==> flow/design.v <==
`timescale 1ns / 1ps
module SHA256(
clk,
rst_n,
valid_in,
valid_out,
message,
Hash_result);
input clk, rst_n, valid_in;
input [439:0] message;
output reg valid_out;
output reg [255:0] Hash_result;
reg [1:0] next_state,state;
reg [6:0] count;
reg [31:0] a_temp, b_temp, c_temp, d_temp, e_temp, f_temp, g_temp, h_temp;
reg [31:0] k;
reg [511:0] chunk;
reg [31:0] mreg_0, mreg_1, mreg_2, mreg_3, mreg_4, mreg_5, mreg_6, mreg_7, mreg_8, mreg_9, mreg_10, mreg_11, mreg_12, mreg_13, mreg_14, mreg_15;
wire [31:0] sigma_0, sigma_1, cap_sigma_0, cap_sigma_1, maj, ch;
parameter H0 = 32'h6a09e667;
parameter H1 = 32'hbb67ae85;
parameter H2 = 32'h3c6ef372;
parameter H3 = 32'ha54ff53a;
parameter H5 = 32'h9b05688c;
parameter H4 = 32'h510e527f;
parameter H6 = 32'h1f83d9ab;
parameter H7 = 32'h5be0cd19;
parameter K0 = 32'h428a2f98;
parameter K1 = 32'h71374491;
parameter K2 = 32'hb5c0fbcf;
parameter K3 = 32'he9b5dba5;
parameter K4 = 32'h3956c25b;
parameter K5 = 32'h59f111f1;
parameter K6 = 32'h923f82a4;
parameter K7 = 32'hab1c5ed5;
parameter K8 = 32'hd807aa98;
parameter K9 = 32'h12835b01;
parameter K10 = 32'h243185be;
parameter K11 = 32'h550c7dc3;
parameter K12 = 32'h72be5d74;
parameter K13 = 32'h80deb1fe;
parameter K14 = 32'h9bdc06a7;
parameter K15 = 32'hc19bf174;
parameter K16 = 32'he49b69c1;
parameter K17 = 32'hefbe4786;
parameter K18 = 32'h0fc19dc6;
parameter K19 = 32'h240ca1cc;
parameter K20 = 32'h2de92c6f;
parameter K21 = 32'h4a7484aa;
parameter K22 = 32'h5cb0a9dc;
parameter K23 = 32'h76f988da;
parameter K24 = 32'h983e5152;
parameter K25 = 32'ha831c66d;
parameter K26 = 32'hb00327c8;
parameter K27 = 32'hbf597fc7;
parameter K28 = 32'hc6e00bf3;
parameter K29 = 32'hd5a79147;
parameter K30 = 32'h06ca6351;
parameter K31 = 32'h14292967;
parameter K32 = 32'h27b70a85;
parameter K33 = 32'h2e1b2138;
parameter K34 = 32'h4d2c6dfc;
parameter K35 = 32'h53380d13;
parameter K36 = 32'h650a7354;
parameter K37 = 32'h766a0abb;
parameter K38 = 32'h81c2c92e;
parameter K39 = 32'h92722c85;
parameter K40 = 32'ha2bfe8a1;
parameter K41 = 32'ha81a664b;
parameter K42 = 32'hc24b8b70;
parameter K43 = 32'hc76c51a3;
parameter K44 = 32'hd192e819;
parameter K45 = 32'hd6990624;
parameter K46 = 32'hf40e3585;
parameter K47 = 32'h106aa070;
parameter K48 = 32'h19a4c116;
parameter K49 = 32'h1e376c08;
parameter K50 = 32'h2748774c;
parameter K51 = 32'h34b0bcb5;
parameter K52 = 32'h391c0cb3;
parameter K53 = 32'h4ed8aa4a;
parameter K54 = 32'h5b9cca4f;
parameter K55 = 32'h682e6ff3;
parameter K56 = 32'h748f82ee;
parameter K57 = 32'h78a5636f;
parameter K58 = 32'h84c87814;
parameter K59 = 32'h8cc70208;
parameter K60 = 32'h90befffa;
parameter K61 = 32'ha4506ceb;
parameter K62 = 32'hbef9a3f7;
parameter K63 = 32'hc67178f2;
parameter PADDING = 'd0;
parameter COMPUTE = 'd1;
parameter IDLE = 'd2;
always@(next_state)begin   
	case(next_state)
		IDLE:  state = IDLE;
		COMPUTE:  state = COMPUTE;
		default:  state = IDLE;
	endcase
end
always@(posedge clk or negedge rst_n)begin
	if(!rst_n)begin
		next_state <= IDLE;
	end
	else begin
		if(next_state == IDLE && valid_in)begin
			next_state <= COMPUTE;
		end
      	else if(next_state == COMPUTE && count == 'd64)begin
			next_state <= IDLE;
		end
		else begin
			next_state <= next_state;
		end
	end
end
assign sigma_0 = ({a_temp[1:0], a_temp[31:2]}) ^ ({a_temp[12:0], a_temp[31:13]}) ^ ({a_temp[21:0], a_temp[31:22]});
assign sigma_1 = ({e_temp[5:0], e_temp[31:6]}) ^ ({e_temp[10:0], e_temp[31:11]}) ^ ({e_temp[24:0], e_temp[31:25]});
assign maj = (a_temp & b_temp) ^ (a_temp & c_temp) ^ (b_temp & c_temp);
assign ch = (e_temp & f_temp) ^ (~e_temp & g_temp);
assign cap_sigma_0 = {mreg_1[6:0], mreg_1[31:7]} ^ {mreg_1[17:0], mreg_1[31:18]} ^ (mreg_1[31:0] >> 2'b11) ;
  assign cap_sigma_1 = {mreg_14[16:0], mreg_14[31:17]} ^ {mreg_14[18:0], mreg_14[31:19]} ^ (mreg_14[31:0] >> 4'b1010);
always@(posedge clk or negedge rst_n)begin		 
	if(!rst_n)begin
		count <= 'd0;
	end
	else begin
		if(state == COMPUTE)begin
			count <= count + 'd1;
		end
		else begin
			count <= 0;
		end
	end
end
always@(posedge clk or negedge rst_n)begin		 
	if(!rst_n)begin
		chunk <= 'd0;
	end
	else begin
		if(state == IDLE && valid_in)begin
          chunk <= {message[408:0], {8'b10000000}, {55'b0,9'b110111000}, {32'b0}};
		end
		else if(state == IDLE)begin
			chunk <= chunk;
		end
		else begin
			chunk <= chunk << 'd32;
		end
	end
end
always@(posedge clk or negedge rst_n)begin		 
	if(!rst_n)begin
		a_temp <= 'd0;
		b_temp <= 'd0;
		c_temp <= 'd0;
		d_temp <= 'd0;
		e_temp <= 'd0;
		f_temp <= 'd0;
		g_temp <= 'd0;
		h_temp <= 'd0;
	end
	else begin
		if(state == IDLE)begin
			a_temp <= H0;
			b_temp <= H1;
			c_temp <= H2;
			d_temp <= H3;
			e_temp <= H4;
			f_temp <= H5;
			g_temp <= H6;
			h_temp <= H7;
		end
		else if(state == COMPUTE)begin
			a_temp <= h_temp + sigma_1 + ch + k + mreg_15 + sigma_0 + maj; 	 
			b_temp <= a_temp;
			c_temp <= b_temp;
			d_temp <= c_temp;
			e_temp <= d_temp + h_temp + sigma_1 + ch + k + mreg_15;		 
			f_temp <= e_temp;
			g_temp <= f_temp;
			h_temp <= g_temp;
		end
		else begin
			a_temp <= a_temp;
			b_temp <= b_temp;
			c_temp <= c_temp;
			d_temp <= d_temp;
			e_temp <= e_temp;
			f_temp <= f_temp;
			g_temp <= g_temp;
			h_temp <= h_temp;
		end
	end
end
always@(*)begin		 
	case(count)
		0: k = K0;
		1: k = K1;
		2: k = K2;
		3: k = K3;
		4: k = K4;
		5: k = K5;
		6: k = K6;
		7: k = K7;
		8: k = K8;
		9: k = K9;
		10: k = K10;
		11: k = K11;
		12: k = K12;
		13: k = K13;
		14: k = K14;
		15: k = K15;
		16: k = K16;
		17: k = K17;
		18: k = K18;
		19: k = K19;
		20: k = K20;
		21: k = K21;
		22: k = K22;
		23: k = K23;
		24: k = K24;
		25: k = K25;
		26: k = K26;
		27: k = K27;
		28: k = K28;
		29: k = K29;
		30: k = K30;
		31: k = K31;
		32: k = K32;
		33: k = K33;
		34: k = K34;
		35: k = K35;
		36: k = K36;
		37: k = K37;
		38: k = K38;
		39: k = K39;
		40: k = K40;
		41: k = K41;
		42: k = K42;
		43: k = K43;
		44: k = K44;
		45: k = K45;
		46: k = K46;
		47: k = K47;
		48: k = K48;
		49: k = K49;
		50: k = K50;
		51: k = K51;
		52: k = K52;
		53: k = K53;
		54: k = K54;
		55: k = K55;
		56: k = K56;
		57: k = K57;
		58: k = K58;
		59: k = K59;
		60: k = K60;
		61: k = K61;
		62: k = K62;
		63: k = K63;
		default: k = 32'd0;
	endcase
end
always@(posedge clk or negedge rst_n)begin		 
	if(!rst_n)begin
      	valid_out <= 'd0;
		Hash_result <= 'd0;
	end
	else begin
      if(state == COMPUTE && count == 'd64)begin
          	valid_out <= 'd1;
			Hash_result <= {H0 + a_temp, H1 + b_temp, H2 + c_temp, H3 + d_temp, H4 + e_temp, H5 + f_temp, H6 + g_temp, H7 + h_temp};
        end
      	else begin
          	valid_out <= 'd0;
			Hash_result <= 'd0;
        end
	end
end
always@(posedge clk or negedge rst_n)begin		 
	if(!rst_n)begin
		mreg_15 <= 'd0;
		mreg_14 <= 'd0;
		mreg_13 <= 'd0;
		mreg_12 <= 'd0;
		mreg_11 <= 'd0;
		mreg_10 <= 'd0;
		mreg_9 <= 'd0;
		mreg_8 <= 'd0;
		mreg_7 <= 'd0;
		mreg_6 <= 'd0;
		mreg_5 <= 'd0;
		mreg_4 <= 'd0;
		mreg_3 <= 'd0;
		mreg_2 <= 'd0;
		mreg_1 <= 'd0;
		mreg_0 <= 'd0;
	end
	else begin
      if(state== IDLE  && valid_in)begin
        mreg_15 <= message[439:408];
			mreg_14 <= mreg_15;
			mreg_13 <= mreg_14;
			mreg_12 <= mreg_13;
			mreg_11 <= mreg_12;
			mreg_10 <= mreg_11;
			mreg_9 <= mreg_10;
			mreg_8 <= mreg_9;
			mreg_7 <= mreg_8;
			mreg_6 <= mreg_7;
			mreg_5 <= mreg_6;
			mreg_4 <= mreg_5;
			mreg_3 <= mreg_4;
			mreg_2 <= mreg_3;
			mreg_1 <= mreg_2;
			mreg_0 <= mreg_1;
		end
      else if((count < 15 && state == COMPUTE))begin
			mreg_15 <= chunk[511:480];
			mreg_14 <= mreg_15;
			mreg_13 <= mreg_14;
			mreg_12 <= mreg_13;
			mreg_11 <= mreg_12;
			mreg_10 <= mreg_11;
			mreg_9 <= mreg_10;
			mreg_8 <= mreg_9;
			mreg_7 <= mreg_8;
			mreg_6 <= mreg_7;
			mreg_5 <= mreg_6;
			mreg_4 <= mreg_5;
			mreg_3 <= mreg_4;
			mreg_2 <= mreg_3;
			mreg_1 <= mreg_2;
			mreg_0 <= mreg_1;
		end
      else if(count >= 15 && state == COMPUTE)begin
			mreg_15 <= (mreg_0 + cap_sigma_0 + mreg_9 + cap_sigma_1);
			mreg_14 <= mreg_15;
			mreg_13 <= mreg_14;
			mreg_12 <= mreg_13;
			mreg_11 <= mreg_12;
			mreg_10 <= mreg_11;
			mreg_9 <= mreg_10;
			mreg_8 <= mreg_9;
			mreg_7 <= mreg_8;
			mreg_6 <= mreg_7;
			mreg_5 <= mreg_6;
			mreg_4 <= mreg_5;
			mreg_3 <= mreg_4;
			mreg_2 <= mreg_3;
			mreg_1 <= mreg_2;
			mreg_0 <= mreg_1;
		end
		else begin
			mreg_15 <= mreg_15;
			mreg_14 <= mreg_14;
			mreg_13 <= mreg_13;
			mreg_12 <= mreg_12;
			mreg_11 <= mreg_11;
			mreg_10 <= mreg_10;
			mreg_9 <= mreg_9;
			mreg_8 <= mreg_8;
			mreg_7 <= mreg_7;
			mreg_6 <= mreg_6;
			mreg_5 <= mreg_5;
			mreg_4 <= mreg_4;
			mreg_3 <= mreg_3;
			mreg_2 <= mreg_2;
			mreg_1 <= mreg_1;
			mreg_0 <= mreg_0;
		end
	end
end
endmodule
Reports on SHA256
The steps from the RTL of SHA256 to its reports follow in flow order.
Lines are those of the file above, counted from 1.
Library cell names are shortened.
{"block": "inputs", "top_module": "SHA256", "clk_port": "clk", "lib": "sky130hd", "corner": "tt_025C_1v80"}

Word level
Yosys after proc, flatten, opt, wreduce and memory -nomap, before mapping. Memory bits, and registers merged into a memory's read port (data or address), are not among the register bits. Print and check cells are not counted. Equal cells are merged and count once.
Yosys's memory passes give these memory sizes; they may raise the number of words (mostly to a power of two), join words into wider ones and drop unused or constant bits.
{"block": "op_classes", "compare": 2, "bitwise": 17, "reduce_logical": 9, "eq_ne": 6, "mux": 73, "n_addsub": 23}
{"block": "op_table", "operator": "32-bit two-way mux", "n": 65}
{"block": "op_table", "operator": "512-bit two-way mux", "n": 2}
{"block": "op_table", "operator": "32-bit adder", "n": 14}
{"block": "op_table", "operator": "32-bit bitwise XOR", "n": 9}
{"block": "op_table", "operator": "256-bit two-way mux", "n": 1}
{"block": "op_table", "operator": "32-bit bitwise AND", "n": 5}
{"block": "op_table", "operator": "31-bit by 32-bit adder with 32-bit output with constant A", "n": 3}
{"block": "op_table", "operator": "32-bit adder with constant A", "n": 3}
{"block": "op_table", "operator": "29-bit by 32-bit adder with 32-bit output with constant A", "n": 1}
{"block": "op_table", "operator": "30-bit by 32-bit adder with 32-bit output with constant A", "n": 1}
{"block": "op_table", "operator": "32-bit by 22-bit bitwise XOR with 32-bit output", "n": 1}
{"block": "op_table", "operator": "32-bit by 29-bit bitwise XOR with 32-bit output", "n": 1}
{"block": "op_table", "operator": "32-bit inverter", "n": 1}
{"block": "op_table", "operator": "7-bit by 1-bit adder with 7-bit output with constant B", "n": 1}
{"block": "op_table", "operator": "7-bit by 4-bit greater-or-equal comparator with 1-bit output with constant B", "n": 1}
{"block": "op_table", "operator": "7-bit by 4-bit < comparator with 1-bit output with constant B", "n": 1}
{"block": "op_table", "operator": "7-bit equality test with constant B", "n": 1}
{"block": "op_table", "operator": "7-bit two-way mux", "n": 1}
{"block": "op_table", "operator": "1-bit logical AND", "n": 6}
{"block": "op_table", "operator": "2-bit two-way mux", "n": 3}
{"block": "op_table", "operator": "2-bit by 1-bit equality test with 1-bit output with constant B", "n": 2}
{"block": "op_table", "operator": "2-bit equality test with constant B", "n": 2}
{"block": "op_table", "operator": "2-bit nonzero test", "n": 2}
{"block": "op_table", "operator": "3-bit nonzero test", "n": 1}
{"block": "op_table", "operator": "2-bit by 1-bit != test with 1-bit output with constant B", "n": 1}
{"block": "op_table", "operator": "1-bit two-way mux", "n": 1}
{"block": "word_totals", "romBits": 2048, "register_bits": 1546, "memories": 1, "inputBits": 443, "wordCells": 160, "out_inout_bits": 257}
{"block": "mem_list", "memory": "(no name shown)", "size": 64, "word_bits": 32, "read_ports": 1, "write_ports": 0, "line_no": 198, "text": "case(count)"}

Logic depth
Yosys ltp: most cells in a row. Word level: on the elaborated netlist, between registers, memories and ports. Mapped: between sequential cells and ports; inverters and the memories' decode and read muxes count.
{"block": "depth", "word_depth": 10, "abc_area": 0, "mapped_depth": 29, "mapped_depth_nobuf": 27}

Netlist
Source: synth_stat.txt of the flow (Yosys; design flattened, memories mapped). It holds for the ABC_AREA given above (unset counts as 0); a run with the other value may have another netlist.
{"block": "mapped", "area_um2": 76882.5, "cell_count": 8011, "buffers": 492, "ff_cells": 1446, "seq_area_um2": 36186.0}
{"block": "by_type", "cell": "dfrtp_1", "n": 1445, "area_total_um2": 3.62E+04}
{"block": "by_type", "cell": "nand2_1", "n": 1847, "area_total_um2": 6.93E+03}
{"block": "by_type", "cell": "fa_1", "n": 337, "area_total_um2": 6746.47}
{"block": "by_type", "cell": "mux2i_1", "n": 453, "area_total_um2": 4.53E+03}
{"block": "by_type", "cell": "o21ai_0", "n": 667, "area_total_um2": 3.34E+03}
{"block": "by_type", "cell": "xnor2_1", "n": 338, "area_total_um2": 2.96E+03}
{"block": "by_type", "cell": "inv_1", "n": 595, "area_total_um2": 2.23E+03}
{"block": "by_type", "cell": "clkbuf_1", "n": 437, "area_total_um2": 1.64E+03}
{"block": "by_type", "cell": "ha_1", "n": 124, "area_total_um2": 1.55E+03}
{"block": "by_type", "cell": "nor2_1", "n": 395, "area_total_um2": 1.48E+03}
{"block": "by_type", "cell": "xor2_1", "n": 161, "area_total_um2": 1.41E+03}
{"block": "by_type", "cell": "a21oi_1", "n": 212, "area_total_um2": 1.06E+03}
{"block": "by_type", "cell": "nand2b_1", "n": 131, "area_total_um2": 819.536}
{"block": "by_type", "cell": "and2_1", "n": 111, "area_total_um2": 694.416}
{"block": "by_type", "cell": "a21o_1", "n": 54, "area_total_um2": 405.389}
{"block": "by_type", "cell": "nand3_1", "n": 72, "area_total_um2": 360.346}
{"block": "by_type", "cell": "nor3_1", "n": 62, "area_total_um2": 310.298}
{"block": "by_type", "cell": "o211ai_1", "n": 39, "area_total_um2": 292.781}
Not listed: further types 57, cells in them 531.

Timing after synthesis
Path of least setup slack by OpenSTA after synthesis, without wires, with an ideal clock, recovery checks aside; 20% of the period is set as input and as output delay. Where synthesis merged equal registers, the netlist keeps one of their names.
{"block": "synth_timing", "kind": "flip-flop to flip-flop", "startpoint": "reg count[0]", "endpoint": "reg a_temp", "t_required_ns": 9.865, "period_ns": 10.0, "setup_time_ns": 0.135, "t_arrival_ns": 6.633, "path_delay_ns": 6.768, "path_slack_ns": 3.231, "path_stages": 27, "t_first_pin_ns": 0.000, "n_path_buf": 2, "period_less_setup_slack_ns": 6.769}
"path_delay_ns" is the arrival time less input delay plus setup time.
"path_stages" counts driving pins, that of a launching flip-flop among them; a cell with two outputs on the path counts twice.
"period_less_setup_slack_ns" = period - worst setup slack (recovery checks aside). The figure is calculated, with input and output delays left at 20% of the set period.
An end named without its bit number is one bit of that signal or, where synthesis recoded a state register, one of its new flip-flops.
At most two assigning lines are given for a register; there are more.
{"block": "synth_between", "path_cell_list": "dfrtp_1 > clkbuf_1 > clkinv_1 > ha_1 > clkbuf_1 > nand2_1 > nand3_1 > o21ai_0 > o211a_1 > or4_1 > fa_1 > fa_1 > inv_1 > fa_1 > inv_1 > fa_1 > inv_1 > ha_1 > a21o_1 > a21o_1 > a21oi_1 > o31ai_1 > a41oi_1 > o211ai_1 > a211o_1 > a21oi_1 > nand3b_1"}
{"block": "synth_rtl", "element": "start, declared", "line_no": 14, "text": "reg [6:0] count;"}
{"block": "synth_rtl", "element": "start, assigned", "line_no": 126, "text": "count <= 'd0;"}
{"block": "synth_rtl", "element": "start, assigned", "line_no": 130, "text": "count <= count + 'd1;"}
{"block": "synth_rtl", "element": "end, assigned", "line_no": 176, "text": "a_temp <= h_temp + sigma_1 + ch + k + mreg_15 + sigma_0 + maj;"}
{"block": "synth_rtl", "element": "end, assigned", "line_no": 186, "text": "a_temp <= a_temp;"}
{"block": "synth_rtl", "element": "end, declared", "line_no": 15, "text": "reg [31:0] a_temp, b_temp, c_temp, d_temp, e_temp, f_temp, g_temp, h_temp;"}
Chain of elaborated cells between the ends: none given.

Timing after layout
Path of least setup slack in the final report of run 1 (OpenROAD, finished layout, wires in). Where an end is a register, its clock arrival counts in the times.
{"block": "layout_timing", "kind": "flip-flop to flip-flop", "startpoint": "reg count[1]", "endpoint": "reg a_temp", "path_slack_ns": 0.33, "t_first_pin_ns": 0.83, "path_stages": 26, "period_ns": 7.27, "n_path_buf": 2, "setup_time_ns": 0.09, "t_required_ns": 8.02, "t_arrival_ns": 7.69}
An end named without its bit number is one bit of that signal or, where synthesis recoded a state register, one of its new flip-flops.
At most two assigning lines are given for a register; there are more.
{"block": "layout_between", "path_cell_list": "dfrtp_1 > clkinv_1 > ha_1 > inv_1 > buf_4 > nor2_1 > a21oi_1 > o31ai_1 > a31oi_1 > a2111oi_1 > buf_4 > fa_1 > inv_1 > fa_1 > fa_1 > inv_1 > fa_1 > ha_1 > and2_1 > nand2_1 > nor2_1 > a21oi_1 > o211ai_1 > a211o_1 > a21oi_1 > nand3b_1"}
{"block": "layout_rtl", "element": "start, declared", "line_no": 14, "text": "reg [6:0] count;"}
{"block": "layout_rtl", "element": "start, assigned", "line_no": 126, "text": "count <= 'd0;"}
{"block": "layout_rtl", "element": "start, assigned", "line_no": 130, "text": "count <= count + 'd1;"}
{"block": "layout_rtl", "element": "end, assigned", "line_no": 176, "text": "a_temp <= h_temp + sigma_1 + ch + k + mreg_15 + sigma_0 + maj;"}
{"block": "layout_rtl", "element": "end, assigned", "line_no": 186, "text": "a_temp <= a_temp;"}
{"block": "layout_rtl", "element": "end, declared", "line_no": 15, "text": "reg [31:0] a_temp, b_temp, c_temp, d_temp, e_temp, f_temp, g_temp, h_temp;"}
Chain of elaborated cells between the ends: none given.

Memo
Re: implementation data of SHA256

Settings and measured results of 6 stored flow runs for module SHA256 (sky130hd), not sorted in any way. The constraints put input and output delay at 20% of the set period each and load the outputs with 0.01 pF.
"achieved_clock_period_ns" = clock period - worst setup slack. The figure is calculated, with input and output delays left at 20% of the set period.
By "worstPathTime_ns" is meant the share of the clock period that the worst setup path is allowed (20% is reserved at inputs, 20% at outputs), minus its slack. Clock arrival times at its registers enter into it.

{"run": "run 1", "settings": { "period_ns": 7.27, "CAP_MARGIN": 20, "CORE_MARGIN": 2, "CORE_UTILIZATION": 40, "SLEW_MARGIN": 20 }, "results": { "holdWs_ns": 0.457, "achieved_clock_period_ns": 6.938, "yosys_chip_area_um2": 76882.5, "setup_tns_ns": 0.000, "die_footprint_um2": 195731.0, "worstPathTime_ns": 6.94, "worst_setup_path_type": "flip-flop to flip-flop", "util_frac": 0.487, "finalCellArea_um2": 92867.8, "worst_setup_slack_ns": 0.332 }}
{"run": "run 2", "settings": { "CAP_MARGIN": 40, "CELL_PAD_IN_SITES_GLOBAL_PLACEMENT": 2, "CORE_ASPECT_RATIO": 0.8, "CORE_MARGIN": 4, "CORE_UTILIZATION": 49, "CTS_CLUSTER_SIZE": 44, "GPL_ROUTABILITY_DRIVEN": 0, "GPL_TIMING_DRIVEN": 1, "MIN_ROUTING_LAYER": "met2", "PLACE_DENSITY_LB_ADDON": 0.12, "SETUP_SLACK_MARGIN": 1.48, "TNS_END_PERCENT": 95, "period_ns": 10.2, "SLEW_MARGIN": 20 }, "outcome": "unfinished; error GRT-0116 in routing"}
{"run": "run 3", "settings": { "ABC_AREA": 0, "CAP_MARGIN": 30, "CELL_PAD_IN_SITES_GLOBAL_PLACEMENT": 1, "CORE_ASPECT_RATIO": 0.73, "CORE_UTILIZATION": 70, "CTS_CLUSTER_DIAMETER": 171, "GPL_ROUTABILITY_DRIVEN": 0, "PLACE_DENSITY_LB_ADDON": 0.29, "SETUP_SLACK_MARGIN": 1.09, "SLEW_MARGIN": 15, "TNS_END_PERCENT": 10, "period_ns": 8.44, "CORE_MARGIN": 2 }, "outcome": "unfinished; error FLW-0024 in placement"}
{"run": "run 4", "settings": { "CAP_MARGIN": 35, "CELL_PAD_IN_SITES_GLOBAL_PLACEMENT": 2, "CORE_ASPECT_RATIO": 0.8, "CORE_MARGIN": 4, "CORE_UTILIZATION": 60, "CTS_CLUSTER_SIZE": 44, "GPL_ROUTABILITY_DRIVEN": 0, "GPL_TIMING_DRIVEN": 1, "MIN_ROUTING_LAYER": "met2", "PLACE_DENSITY_LB_ADDON": 0.12, "SETUP_SLACK_MARGIN": 1.48, "TNS_END_PERCENT": 95, "period_ns": 9.47, "SLEW_MARGIN": 20 }, "outcome": "unfinished; error FLW-0024 in placement"}
{"run": "run 5", "settings": { "period_ns": 8.2, "CAP_MARGIN": 20, "CORE_MARGIN": 2, "CORE_UTILIZATION": 40, "SLEW_MARGIN": 20 }, "results": { "holdWs_ns": 0.447, "achieved_clock_period_ns": 7.038, "yosys_chip_area_um2": 76882.5, "setup_tns_ns": 0.000, "die_footprint_um2": 195731.0, "worstPathTime_ns": 7.04, "worst_setup_path_type": "flip-flop to flip-flop", "util_frac": 0.485, "finalCellArea_um2": 92411.1, "worst_setup_slack_ns": 1.162 }}
{"run": "run 6", "settings": { "ABC_AREA": 0, "CELL_PAD_IN_SITES_DETAIL_PLACEMENT": 0, "CORE_UTILIZATION": 52, "CTS_CLUSTER_DIAMETER": 331, "CTS_CLUSTER_SIZE": 19, "GPL_TIMING_DRIVEN": 1, "PLACE_DENSITY_LB_ADDON": 0.26, "SETUP_SLACK_MARGIN": -0.69, "period_ns": 8.54, "CAP_MARGIN": 20, "CORE_MARGIN": 2, "SLEW_MARGIN": 20 }, "results": { "holdWs_ns": 0.461, "achieved_clock_period_ns": 7.169, "yosys_chip_area_um2": 76882.5, "setup_tns_ns": 0.000, "die_footprint_um2": 150944.0, "worstPathTime_ns": 7.17, "worst_setup_path_type": "flip-flop to flip-flop", "util_frac": 0.598, "finalCellArea_um2": 88062.0, "worst_setup_slack_ns": 1.371 }}
